==> flow/design.v <==
`timescale 1ns / 1ps
module ALU(
    input [7:0] A,
    input [7:0] B,
    output [7:0] Y
    );    
    assign Y = A + B;
endmodule
`timescale 1ns / 1ps
module ControlUnit(
    input [1:0] op,
    output reg ALUControl,
    output reg RegWrite,
    output reg MemRead,
    output reg MemWrite,
    output reg Branch
    );
    always @(op) begin
        case (op)
            2'b00: begin  
                ALUControl <= 1;
                RegWrite <= 1;
                MemRead <= 0;
                MemWrite <= 0;
                Branch <= 0;
            end
            2'b01: begin  
                ALUControl <= 0;
                RegWrite <= 1;
                MemRead <= 1;
                MemWrite <= 0;
                Branch <= 0;
            end
            2'b10: begin  
                ALUControl <= 0;
                RegWrite <= 0;
                MemRead <= 0;
                MemWrite <= 1;
                Branch <= 0;
            end
            2'b11: begin  
                ALUControl <= 0;
                RegWrite <= 0;
                MemRead <= 0;
                MemWrite <= 0;
                Branch <= 1;
            end
        endcase
    end
endmodule
`timescale 1ns / 1ps
module DataMemory(
	 input reset, 
    input clk,
    input [7:0] address,
    input [7:0] writeData,
    input MemWrite,
    input MemRead,
    output [7:0] readData
    );
    wire [7:0] memory [31:0];
    wire [4:0] index = address[4:0];
    genvar g;
    generate
        for (g = 0; g < 32; g = g + 1) begin : word
            reg [7:0] q;
            always @(posedge clk or posedge reset) begin
                if (reset)
                    q <= (g < 16) ? g : (8'd0 - (g - 16));
                else if (MemWrite && index == g)
                    q <= writeData;
            end
            assign memory[g] = q;
        end
    endgenerate
    assign readData = (MemRead) ? memory[index] : writeData;
endmodule
`timescale 1ns / 1ps
module Hex_to_7seg(
    input [3:0] hex,
    output reg [6:0] seg
    );
    always @ (hex) begin
        case (hex)
            4'd0: seg = 7'b0111111;  
            4'd1: seg = 7'b0000110;  
            4'd2: seg = 7'b1011011;  
            4'd3: seg = 7'b1001111;  
            4'd4: seg = 7'b1100110;  
            4'd5: seg = 7'b1101101;  
            4'd6: seg = 7'b1111101;  
            4'd7: seg = 7'b0000111;  
            4'd8: seg = 7'b1111111;  
            4'd9: seg = 7'b1101111;  
            4'd10: seg = 7'b1110111;  
            4'd11: seg = 7'b1111100;  
            4'd12: seg = 7'b0111001;  
            4'd13: seg = 7'b1011110;  
            4'd14: seg = 7'b1111001;  
            4'd15: seg = 7'b1110001;  
            default: seg = 7'b0000000;  
        endcase
    end
endmodule
`timescale 1ns / 1ps
module ProgramCounter(
    input clk,
    input reset,
    input [7:0] nextPC,
    output reg [7:0] PC
    );
    always @(posedge clk or posedge reset) begin
        if (reset)
            PC <= 8'b0;
        else
            PC <= nextPC;
    end
endmodule
`timescale 1ns / 1ps
module RegisterFile(
	 input reset,
    input [1:0] rs, rt, rd,
    input [7:0] writeData,
    input RegWrite,
    input clk,
    output [7:0] rsData, rtData
    );
    reg [7:0] registers [3:0];
always @(posedge clk or posedge reset) begin
    if (reset) begin
        registers[0] <= 8'b00000000;
        registers[1] <= 8'b00000000;
        registers[2] <= 8'b00000000;
        registers[3] <= 8'b00000000;
    end else if (RegWrite) begin
        registers[rd] <= writeData;
    end
end
    assign rsData = registers[rs];
    assign rtData = registers[rt];
endmodule
`timescale 1ns / 1ps
module Microprocessor(
    input oscillator,
    input reset,
    input [7:0] instruction,
    output [6:0] seg1,
    output [6:0] seg2,
    output [6:0] seg3,
    output [6:0] seg4,
    output [7:0] PC
);
    wire clk;
    wire [7:0] nextPC;
    wire [1:0] rs, rt, rd, RegisterDestination, operation;
    wire [7:0] rsData, rtData, writeData, ALUResult, MemoryResult, MemoryAddress;
    wire RegWrite, MemRead, MemWrite, Branch;
    assign clk = oscillator;
    assign rs = instruction[5:4];
    assign rt = instruction[3:2];
    assign rd = instruction[1:0];
    assign operation = instruction[7:6];
    ControlUnit cu(
        .op(instruction[7:6]),
        .ALUControl(ALUControl),
        .RegWrite(RegWrite),
        .MemRead(MemRead),
        .MemWrite(MemWrite),
        .Branch(Branch)
    );
	 assign writeData = (operation==2'b00) ? ALUResult 
	 			: (operation == 2'b11) ? {6'b000000, rd}
	 			: MemoryResult;
	 assign RegisterDestination = ALUControl ? rd : rt;
    RegisterFile rf(
        .reset(reset),
        .rs(rs),
        .rt(rt),
        .rd(RegisterDestination),
        .writeData(writeData),
        .RegWrite(RegWrite),
        .clk(clk),
        .rsData(rsData),
        .rtData(rtData)
    );
    ALU alu(
        .A(rsData),
        .B(rtData),
        .Y(ALUResult)
    );
	 assign MemoryAddress = (rd == 2'b00) ? rsData :
									(rd ==2'b01) ? rsData + 8'b00000001:
									(rd ==2'b10) ? rsData - 8'b00000010:
									(rd ==2'b11) ? rsData - 8'b00000001 :
									rsData;
    DataMemory dm(
        .reset(reset),
        .clk(clk),
        .address(MemoryAddress),
        .writeData(rtData),
        .MemWrite(MemWrite),
        .MemRead(MemRead),
        .readData(MemoryResult)
    );
    ProgramCounter pc(
        .clk(clk),
        .reset(reset),
        .nextPC(nextPC),
        .PC(PC)
    );
	 assign nextPC = (rd == 2'b00) ? PC + 1 :
                    (rd == 2'b01) ? (Branch ? PC + 2 : PC + 1) :
                    (rd == 2'b10) ? (Branch ? PC - 1 : PC + 1) :
                    (rd == 2'b11) ? (Branch ? PC : PC + 1) :
                    PC + 1;
    Hex_to_7seg display1(
        .hex(writeData[7:4]),
        .seg(seg1)
    );
    Hex_to_7seg display2(
        .hex(writeData[3:0]),
        .seg(seg2)
    );
	 Hex_to_7seg display3(
        .hex(PC[7:4]),
        .seg(seg3)
    );
    Hex_to_7seg display4(
        .hex(PC[3:0]),
        .seg(seg4)
    );
endmodule
# [From RTL to reports: Microprocessor]
# Tool output for the design above, in the order of the flow.
# Lines are those of the file above, counted from 1.
# Operators: Yosys type, input widths -> output width; for muxes data width and select width s.
# A cell with -- has no value.
[setup] top_module="Microprocessor" clock="oscillator" lib="sky130hd" lib_corner="tt_025C_1v80"

# [Word level]
# Counts by Yosys on the flattened word-level netlist (proc, flatten, opt, wreduce). Print and check cells are left out. Cells with the same type and inputs are merged into one.
# Memory sizes are those after Yosys's memory passes, which may raise the word count (mostly to a power of two), join words into wider ones and drop unused or constant bits.
[word_totals] reg_bits=296 latch_bits=0 ram_bits=0 rom_bits=448 clocked_rd_ports_x_width=0 n_memories=4 out_inout_bits=36 elab_cells=166
[op_classes] add_sub_neg=7 mul=0 div=0 compare=0 equal=47 n_shift=0 mux=23 logic=0 reduce_logical=48
[memory_table] name="(name not given)" words=16 width=7 read_ports=1 wr=0 line=84 rtl="case (hex)"
[memory_table] name="(name not given)" words=16 width=7 read_ports=1 wr=0 line=84
[memory_table] name="(name not given)" words=16 width=7 read_ports=1 wr=0 line=84
[memory_table] name="(name not given)" words=16 width=7 read_ports=1 wr=0 line=84
[ops] cell="$pmux 8 s32" n=1
[ops] cell="$eq 5x5->1 const B" n=16
[ops] cell="$mux 8" n=10
[ops] cell="$pmux 8 s4" n=2
[ops] cell="$eq 5x4->1 const B" n=8
[ops] cell="$logic_and 1x1->1" n=32
[ops] cell="$eq 2x2->1 const B" n=10
[ops] cell="$eq 5x3->1 const B" n=4
[ops] cell="$mux 5" n=4
[ops] cell="$reduce_or 3->1" n=4
[ops] cell="$eq 2x1->1 const B" n=5
[ops] cell="$logic_not 2->1" n=5
[ops] cell="$eq 5x2->1 const B" n=2
[ops] cell="$pmux 1 s2" n=5
[ops] cell="$reduce_and 2->1" n=4
[ops] cell="$add 8x1->8 const B" n=1
[ops] cell="$sub 8x1->8 const B" n=1
[ops] cell="$add 8x2->8 const B" n=1
[ops] cell="$add 8x8->8" n=1
[ops] cell="$add 5x1->5 const B" n=1
[ops] cell="$sub 5x1->5 const B" n=1
[ops] cell="$eq 5x1->1 const B" n=1
[ops] cell="$sub 5x2->5 const B" n=1
[ops] cell="$ne 5x5->1 const B" n=1
[ops] cell="$logic_not 5->1" n=1
[ops] cell="$reduce_or 2->1" n=2
[ops] cell="$mux 2" n=1

# [Depth]
# Longest topological path by Yosys (ltp), each cell counted once; first at word level (registers and memories cut), then after technology mapping (sequential cells cut; the memories' decode and read muxes count).
[depth] ltp_word=12 ABC_AREA=0 depth_mapped=22

# [Mapped cells and area]
# Yosys stat after the flow's synthesis: flattened, memories mapped to cells. It holds for the ABC_AREA given above (unset counts as 0); a run with the other value may have another netlist.
# The area totals of this step are shown rounded.
[by_type] cell="sky130_fd_sc_hd__dfrtp_1" n=172 type_area_um2=4.3E+03
[by_type] cell="sky130_fd_sc_hd__dfstp_2" n=124 type_area_um2=3.26E+03
[by_type] cell="sky130_fd_sc_hd__mux2_2" n=266 type_area_um2=3E+03
[by_type] cell="sky130_fd_sc_hd__ha_1" n=47 type_area_um2=588.064
[by_type] cell="sky130_fd_sc_hd__nand2_1" n=139 type_area_um2=521.75
[by_type] cell="sky130_fd_sc_hd__mux2i_1" n=36 type_area_um2=360.346
[by_type] cell="sky130_fd_sc_hd__mux4_2" n=16 type_area_um2=360.346
[by_type] cell="sky130_fd_sc_hd__o21ai_0" n=69 type_area_um2=345.331
[by_type] cell="sky130_fd_sc_hd__a22oi_1" n=39 type_area_um2=292.781
[by_type] cell="sky130_fd_sc_hd__nor3_1" n=57 type_area_um2=285.274
[by_type] cell="sky130_fd_sc_hd__nand3_1" n=50 type_area_um2=250.24
[by_type] cell="sky130_fd_sc_hd__clkbuf_1" n=65 type_area_um2=243.984
[by_type] cell="sky130_fd_sc_hd__a21oi_1" n=46 type_area_um2=230.221
[by_type] cell="sky130_fd_sc_hd__nor2_1" n=55 type_area_um2=206.448
[by_type] cell="sky130_fd_sc_hd__a31oi_1" n=25 type_area_um2=156.4
[by_type] cell="sky130_fd_sc_hd__inv_1" n=32 type_area_um2=120.115
[by_type] cell="sky130_fd_sc_hd__nand4_1" n=19 type_area_um2=118.864
[by_type] cell="sky130_fd_sc_hd__a22o_1" n=13 type_area_um2=113.859
# Not listed: further types 71, cells in them 232.
[mapped] cells=1502 synth_area_um2=16600 sequential_area_um2=7560 flip_flops=296
# By module: a second synthesis without flattening, with its own total; a netlist apart from the flattened one above.
[unflattened] hier_cells=1389 area_unflattened_um2=16600
# Rows give one instance, submodules left out.
[modules] module="DataMemory" n_inst=1 cells=935 area_um2=12200 seq_area_um2=6560
[modules] module="RegisterFile" n_inst=1 cells=89 area_um2=1590 seq_area_um2=801
[modules] module="Microprocessor" n_inst=1 cells=177 area_um2=1180 seq_area_um2=0.0
[modules] module="Hex_to_7seg" n_inst=4 cells=33 area_um2=283 seq_area_um2=0.0
[modules] module="ALU" n_inst=1 cells=42 area_um2=332 seq_area_um2=0.0
[modules] module="ProgramCounter" n_inst=1 cells=9 area_um2=204 seq_area_um2=200
[modules] module="ControlUnit" n_inst=1 cells=5 area_um2=30.0 seq_area_um2=0.0

# [Worst setup path after synthesis]
# Path of least setup slack by OpenSTA after synthesis, without wires, with an ideal clock, recovery checks aside; 20% of the period is set as input and as output delay. Where synthesis merged equal registers, the netlist keeps one of their names.
[synth_timing] path_type="input to output" start="input instruction[5]" end="output seg1[6]" clock_period_ps=10000 input_delay_ps=2000 out_delay_ps=2000 launch_ps=2000 arrival_ps=6642 required_ps=8000 path_slack_ps=1358 delay_ps=4642 stages=19 path_buffers=2 synth_period_reached_ps=8642
# "delay_ps" is the arrival time less input delay plus setup time.
# A path that ends at an output port has no setup time.
# "stages": output pins that drive a net of the path, with the launching flip-flop's if there is one; two outputs of one cell count as two.
# "synth_period_reached_ps" = period - worst setup slack (recovery checks aside). The figure is calculated, with input and output delays left at 20% of the set period.
# The rows between start and end are the longest chain of elaborated cells between them; the timing report does not say that the signal goes this way. Where chains are equally long, one stands for them.
# Each line given opens the expression or statement behind the cell; cells for indexed reads and writes are added by Yosys, which also makes memories of some case tables.
# The chain passes a memory read, where the word-level depth is cut; so it can be longer than that depth.
[synth_via] path_cell_list="sky130_fd_sc_hd__buf_6 -> sky130_fd_sc_hd__mux4_2 -> sky130_fd_sc_hd__inv_1 -> sky130_fd_sc_hd__ha_1 -> sky130_fd_sc_hd__or4b_2 -> sky130_fd_sc_hd__o22ai_1 -> sky130_fd_sc_hd__or4_1 -> sky130_fd_sc_hd__clkbuf_1 -> sky130_fd_sc_hd__nand2_2 -> sky130_fd_sc_hd__mux2_2 -> sky130_fd_sc_hd__nand3_1 -> sky130_fd_sc_hd__o21ai_0 -> sky130_fd_sc_hd__a31o_2 -> sky130_fd_sc_hd__or4_4 -> sky130_fd_sc_hd__a221oi_4 -> sky130_fd_sc_hd__inv_1 -> sky130_fd_sc_hd__ha_1 -> sky130_fd_sc_hd__mux2_2 -> sky130_fd_sc_hd__a22oi_1" elab_chain_len=13 cells_between=50 cone_classes="add/sub: 4; eq/ne: 34; mux: 9; reduce/logical: 2; memory: 1"
[synth_rtl] item="from (decl)" line=146 rtl="input [7:0] instruction,"
[synth_rtl] item="$eq 2x2->1" line=139 rtl="assign rsData = registers[rs];"
[synth_rtl] item="$pmux 8 s4" line=139
[synth_rtl] item="$sub 5x1->5" line=194 rtl="(rd ==2'b11) ? rsData - 8'b00000001 :"
[synth_rtl] item="$mux 5" line=194
[synth_rtl] item="$mux 5" line=193 rtl="(rd ==2'b10) ? rsData - 8'b00000010:"
[synth_rtl] item="$mux 5" line=192 rtl="(rd ==2'b01) ? rsData + 8'b00000001:"
[synth_rtl] item="$mux 5" line=191 rtl="assign MemoryAddress = (rd == 2'b00) ? rsData :"
[synth_rtl] item="$eq 5x5->1" line=76 rtl="assign readData = (MemRead) ? memory[index] : writeData;"
[synth_rtl] item="$pmux 8 s32" line=76
[synth_rtl] item="$mux 8" line=76
[synth_rtl] item="$mux 8" line=172 rtl=": (operation == 2'b11) ? {6'b000000, rd}"
[synth_rtl] item="$mux 8" line=171 rtl="assign writeData = (operation==2'b00) ? ALUResult"
[synth_rtl] item="$mem_v2 16x7" line=84 rtl="case (hex)"
[synth_rtl] item="to (decl)" line=147 rtl="output [6:0] seg1,"

# [Timing after layout]
# From the final timing report of run 1: the path of least setup slack in the routed layout; clock arrival at registers is part of the times.
# The path's times are printed in steps of 10 ps; the period is the one set.
[layout_timing] path_type="input to output" start="input instruction[5]" end="output seg1[6]" clock_period_ps=9770 input_delay_ps=1950 out_delay_ps=1950 launch_ps=1950 arrival_ps=7650 required_ps=7820 path_slack_ps=170 stages=19 path_buffers=3
# The rows between start and end are the longest chain of elaborated cells between them; the timing report does not say that the signal goes this way. Where chains are equally long, one stands for them.
# The chain passes a memory read, where the word-level depth is cut; so it can be longer than that depth.
[layout_via] path_cell_list="sky130_fd_sc_hd__dlygate4sd2_1 -> sky130_fd_sc_hd__mux4_2 -> sky130_fd_sc_hd__inv_1 -> sky130_fd_sc_hd__ha_1 -> sky130_fd_sc_hd__or4b_2 -> sky130_fd_sc_hd__o22ai_2 -> sky130_fd_sc_hd__or4_1 -> sky130_fd_sc_hd__nand2_2 -> sky130_fd_sc_hd__buf_4 -> sky130_fd_sc_hd__nand2_1 -> sky130_fd_sc_hd__o21ai_1 -> sky130_fd_sc_hd__a221o_1 -> sky130_fd_sc_hd__or4_4 -> sky130_fd_sc_hd__a221oi_4 -> sky130_fd_sc_hd__inv_1 -> sky130_fd_sc_hd__ha_1 -> sky130_fd_sc_hd__mux2_2 -> sky130_fd_sc_hd__a22oi_1 -> sky130_fd_sc_hd__clkdlybuf4s50_1" elab_chain_len=13 cells_between=50 cone_classes="add/sub: 4; eq/ne: 34; mux: 9; reduce/logical: 2; memory: 1"
[layout_rtl] item="from (decl)" line=146 rtl="input [7:0] instruction,"
[layout_rtl] item="$eq 2x2->1" line=139 rtl="assign rsData = registers[rs];"
[layout_rtl] item="$pmux 8 s4" line=139
[layout_rtl] item="$sub 5x1->5" line=194 rtl="(rd ==2'b11) ? rsData - 8'b00000001 :"
[layout_rtl] item="$mux 5" line=194
[layout_rtl] item="$mux 5" line=193 rtl="(rd ==2'b10) ? rsData - 8'b00000010:"
[layout_rtl] item="$mux 5" line=192 rtl="(rd ==2'b01) ? rsData + 8'b00000001:"
[layout_rtl] item="$mux 5" line=191 rtl="assign MemoryAddress = (rd == 2'b00) ? rsData :"
[layout_rtl] item="$eq 5x5->1" line=76 rtl="assign readData = (MemRead) ? memory[index] : writeData;"
[layout_rtl] item="$pmux 8 s32" line=76
[layout_rtl] item="$mux 8" line=76
[layout_rtl] item="$mux 8" line=172 rtl=": (operation == 2'b11) ? {6'b000000, rd}"
[layout_rtl] item="$mux 8" line=171 rtl="assign writeData = (operation==2'b00) ? ALUResult"
[layout_rtl] item="$mem_v2 16x7" line=84 rtl="case (hex)"
[layout_rtl] item="to (decl)" line=147 rtl="output [6:0] seg1,"

# Design Microprocessor on sky130hd. What follows are 6 stored runs of the flow, each under its own settings; their order means nothing. The constraints put input and output delay at 20% of the set period each and load the outputs with 0.01 pF.
# By "worstPathTime_ps" is meant the share of the clock period that the worst setup path is allowed (20% is reserved at inputs, 20% at outputs), minus its slack. Clock arrival times at its registers enter into it.
# "power_uw" rests on the timing tool's default activity at the inputs, not on a simulated workload.
# "worstPathTime_ps" is given in steps of 10 ps.
# Results are given in rounded form.
run="run 1" settings period_ns=9.77 CAP_MARGIN=20 CORE_MARGIN=2 CORE_UTILIZATION=40 SLEW_MARGIN=20
run="run 1" results synth_chip_area_um2=16600 dieArea_um2=43200 finish.utilization_pct=48.5 final_setup_ws_ps=168 fin_tns_ps=0 ws_hold_ps=496 power_uw=5440 worstPathTime_ps=5690 worst_setup_path_type="input to output"
run="run 2" settings CAP_MARGIN=30 CELL_PAD_IN_SITES_GLOBAL_PLACEMENT=1 CORE_MARGIN=9 CTS_CLUSTER_DIAMETER=343 CTS_CLUSTER_SIZE=86 GPL_ROUTABILITY_DRIVEN=1 HOLD_SLACK_MARGIN=0.17 MIN_ROUTING_LAYER="met2" SETUP_SLACK_MARGIN=1.38 SLEW_MARGIN=35 TNS_END_PERCENT=20 period_ns=5.84 CORE_UTILIZATION=40
run="run 2" results synth_chip_area_um2=16600 dieArea_um2=49200 finish.utilization_pct=54.6 final_setup_ws_ps=-1300 fin_tns_ps=-17100 ws_hold_ps=525 power_uw=9570 worstPathTime_ps=4800 worst_setup_path_type="input to output"
run="run 3" settings ABC_AREA=1 CORE_MARGIN=4 CORE_UTILIZATION=68 MAX_ROUTING_LAYER="met5" PLACE_DENSITY=0.37 SETUP_SLACK_MARGIN=1.6 period_ns=10.1 CAP_MARGIN=20 SLEW_MARGIN=20
run="run 3" results synth_chip_area_um2=16200 dieArea_um2=26400 finish.utilization_pct=81.3 final_setup_ws_ps=1580 fin_tns_ps=0 ws_hold_ps=486 power_uw=5140 worstPathTime_ps=4480 worst_setup_path_type="input to output"
run="run 4" settings CAP_MARGIN=5 CORE_ASPECT_RATIO=0.68 CORE_UTILIZATION=16 CTS_CLUSTER_DIAMETER=238 GPL_ROUTABILITY_DRIVEN=1 MIN_ROUTING_LAYER="met1" PLACE_DENSITY_LB_ADDON=0.15 SETUP_SLACK_MARGIN=1.59 SLEW_MARGIN=5 TNS_END_PERCENT=40 period_ns=7.48 CORE_MARGIN=2
run="run 4" results synth_chip_area_um2=16600 dieArea_um2=107000 finish.utilization_pct=23.1 final_setup_ws_ps=-214 fin_tns_ps=-1370 ws_hold_ps=500 power_uw=8340 worstPathTime_ps=4700 worst_setup_path_type="input to output"
run="run 5" settings SETUP_SLACK_MARGIN=1.89 period_ns=9.77 CAP_MARGIN=20 CORE_MARGIN=2 CORE_UTILIZATION=40 SLEW_MARGIN=20
run="run 5" results synth_chip_area_um2=16600 dieArea_um2=43200 finish.utilization_pct=52.5 final_setup_ws_ps=1320 fin_tns_ps=0 ws_hold_ps=504 power_uw=5960 worstPathTime_ps=4540 worst_setup_path_type="input to output"
run="run 6" settings CAP_MARGIN=5 CELL_PAD_IN_SITES_DETAIL_PLACEMENT=1 CELL_PAD_IN_SITES_GLOBAL_PLACEMENT=1 CORE_ASPECT_RATIO=1.23 CORE_UTILIZATION=23 CTS_CLUSTER_DIAMETER=234 GPL_ROUTABILITY_DRIVEN=1 GPL_TIMING_DRIVEN=1 HOLD_SLACK_MARGIN=0.28 MAX_ROUTING_LAYER="met4" MIN_ROUTING_LAYER="met2" PLACE_DENSITY_LB_ADDON=0.15 SETUP_SLACK_MARGIN=1.59 SLEW_MARGIN=5 TNS_END_PERCENT=40 period_ns=8.35 CORE_MARGIN=2
run="run 6" results synth_chip_area_um2=16600 dieArea_um2=74500 finish.utilization_pct=31.9 final_setup_ws_ps=207 fin_tns_ps=0 ws_hold_ps=497 power_uw=7540 worstPathTime_ps=4800 worst_setup_path_type="input to output"
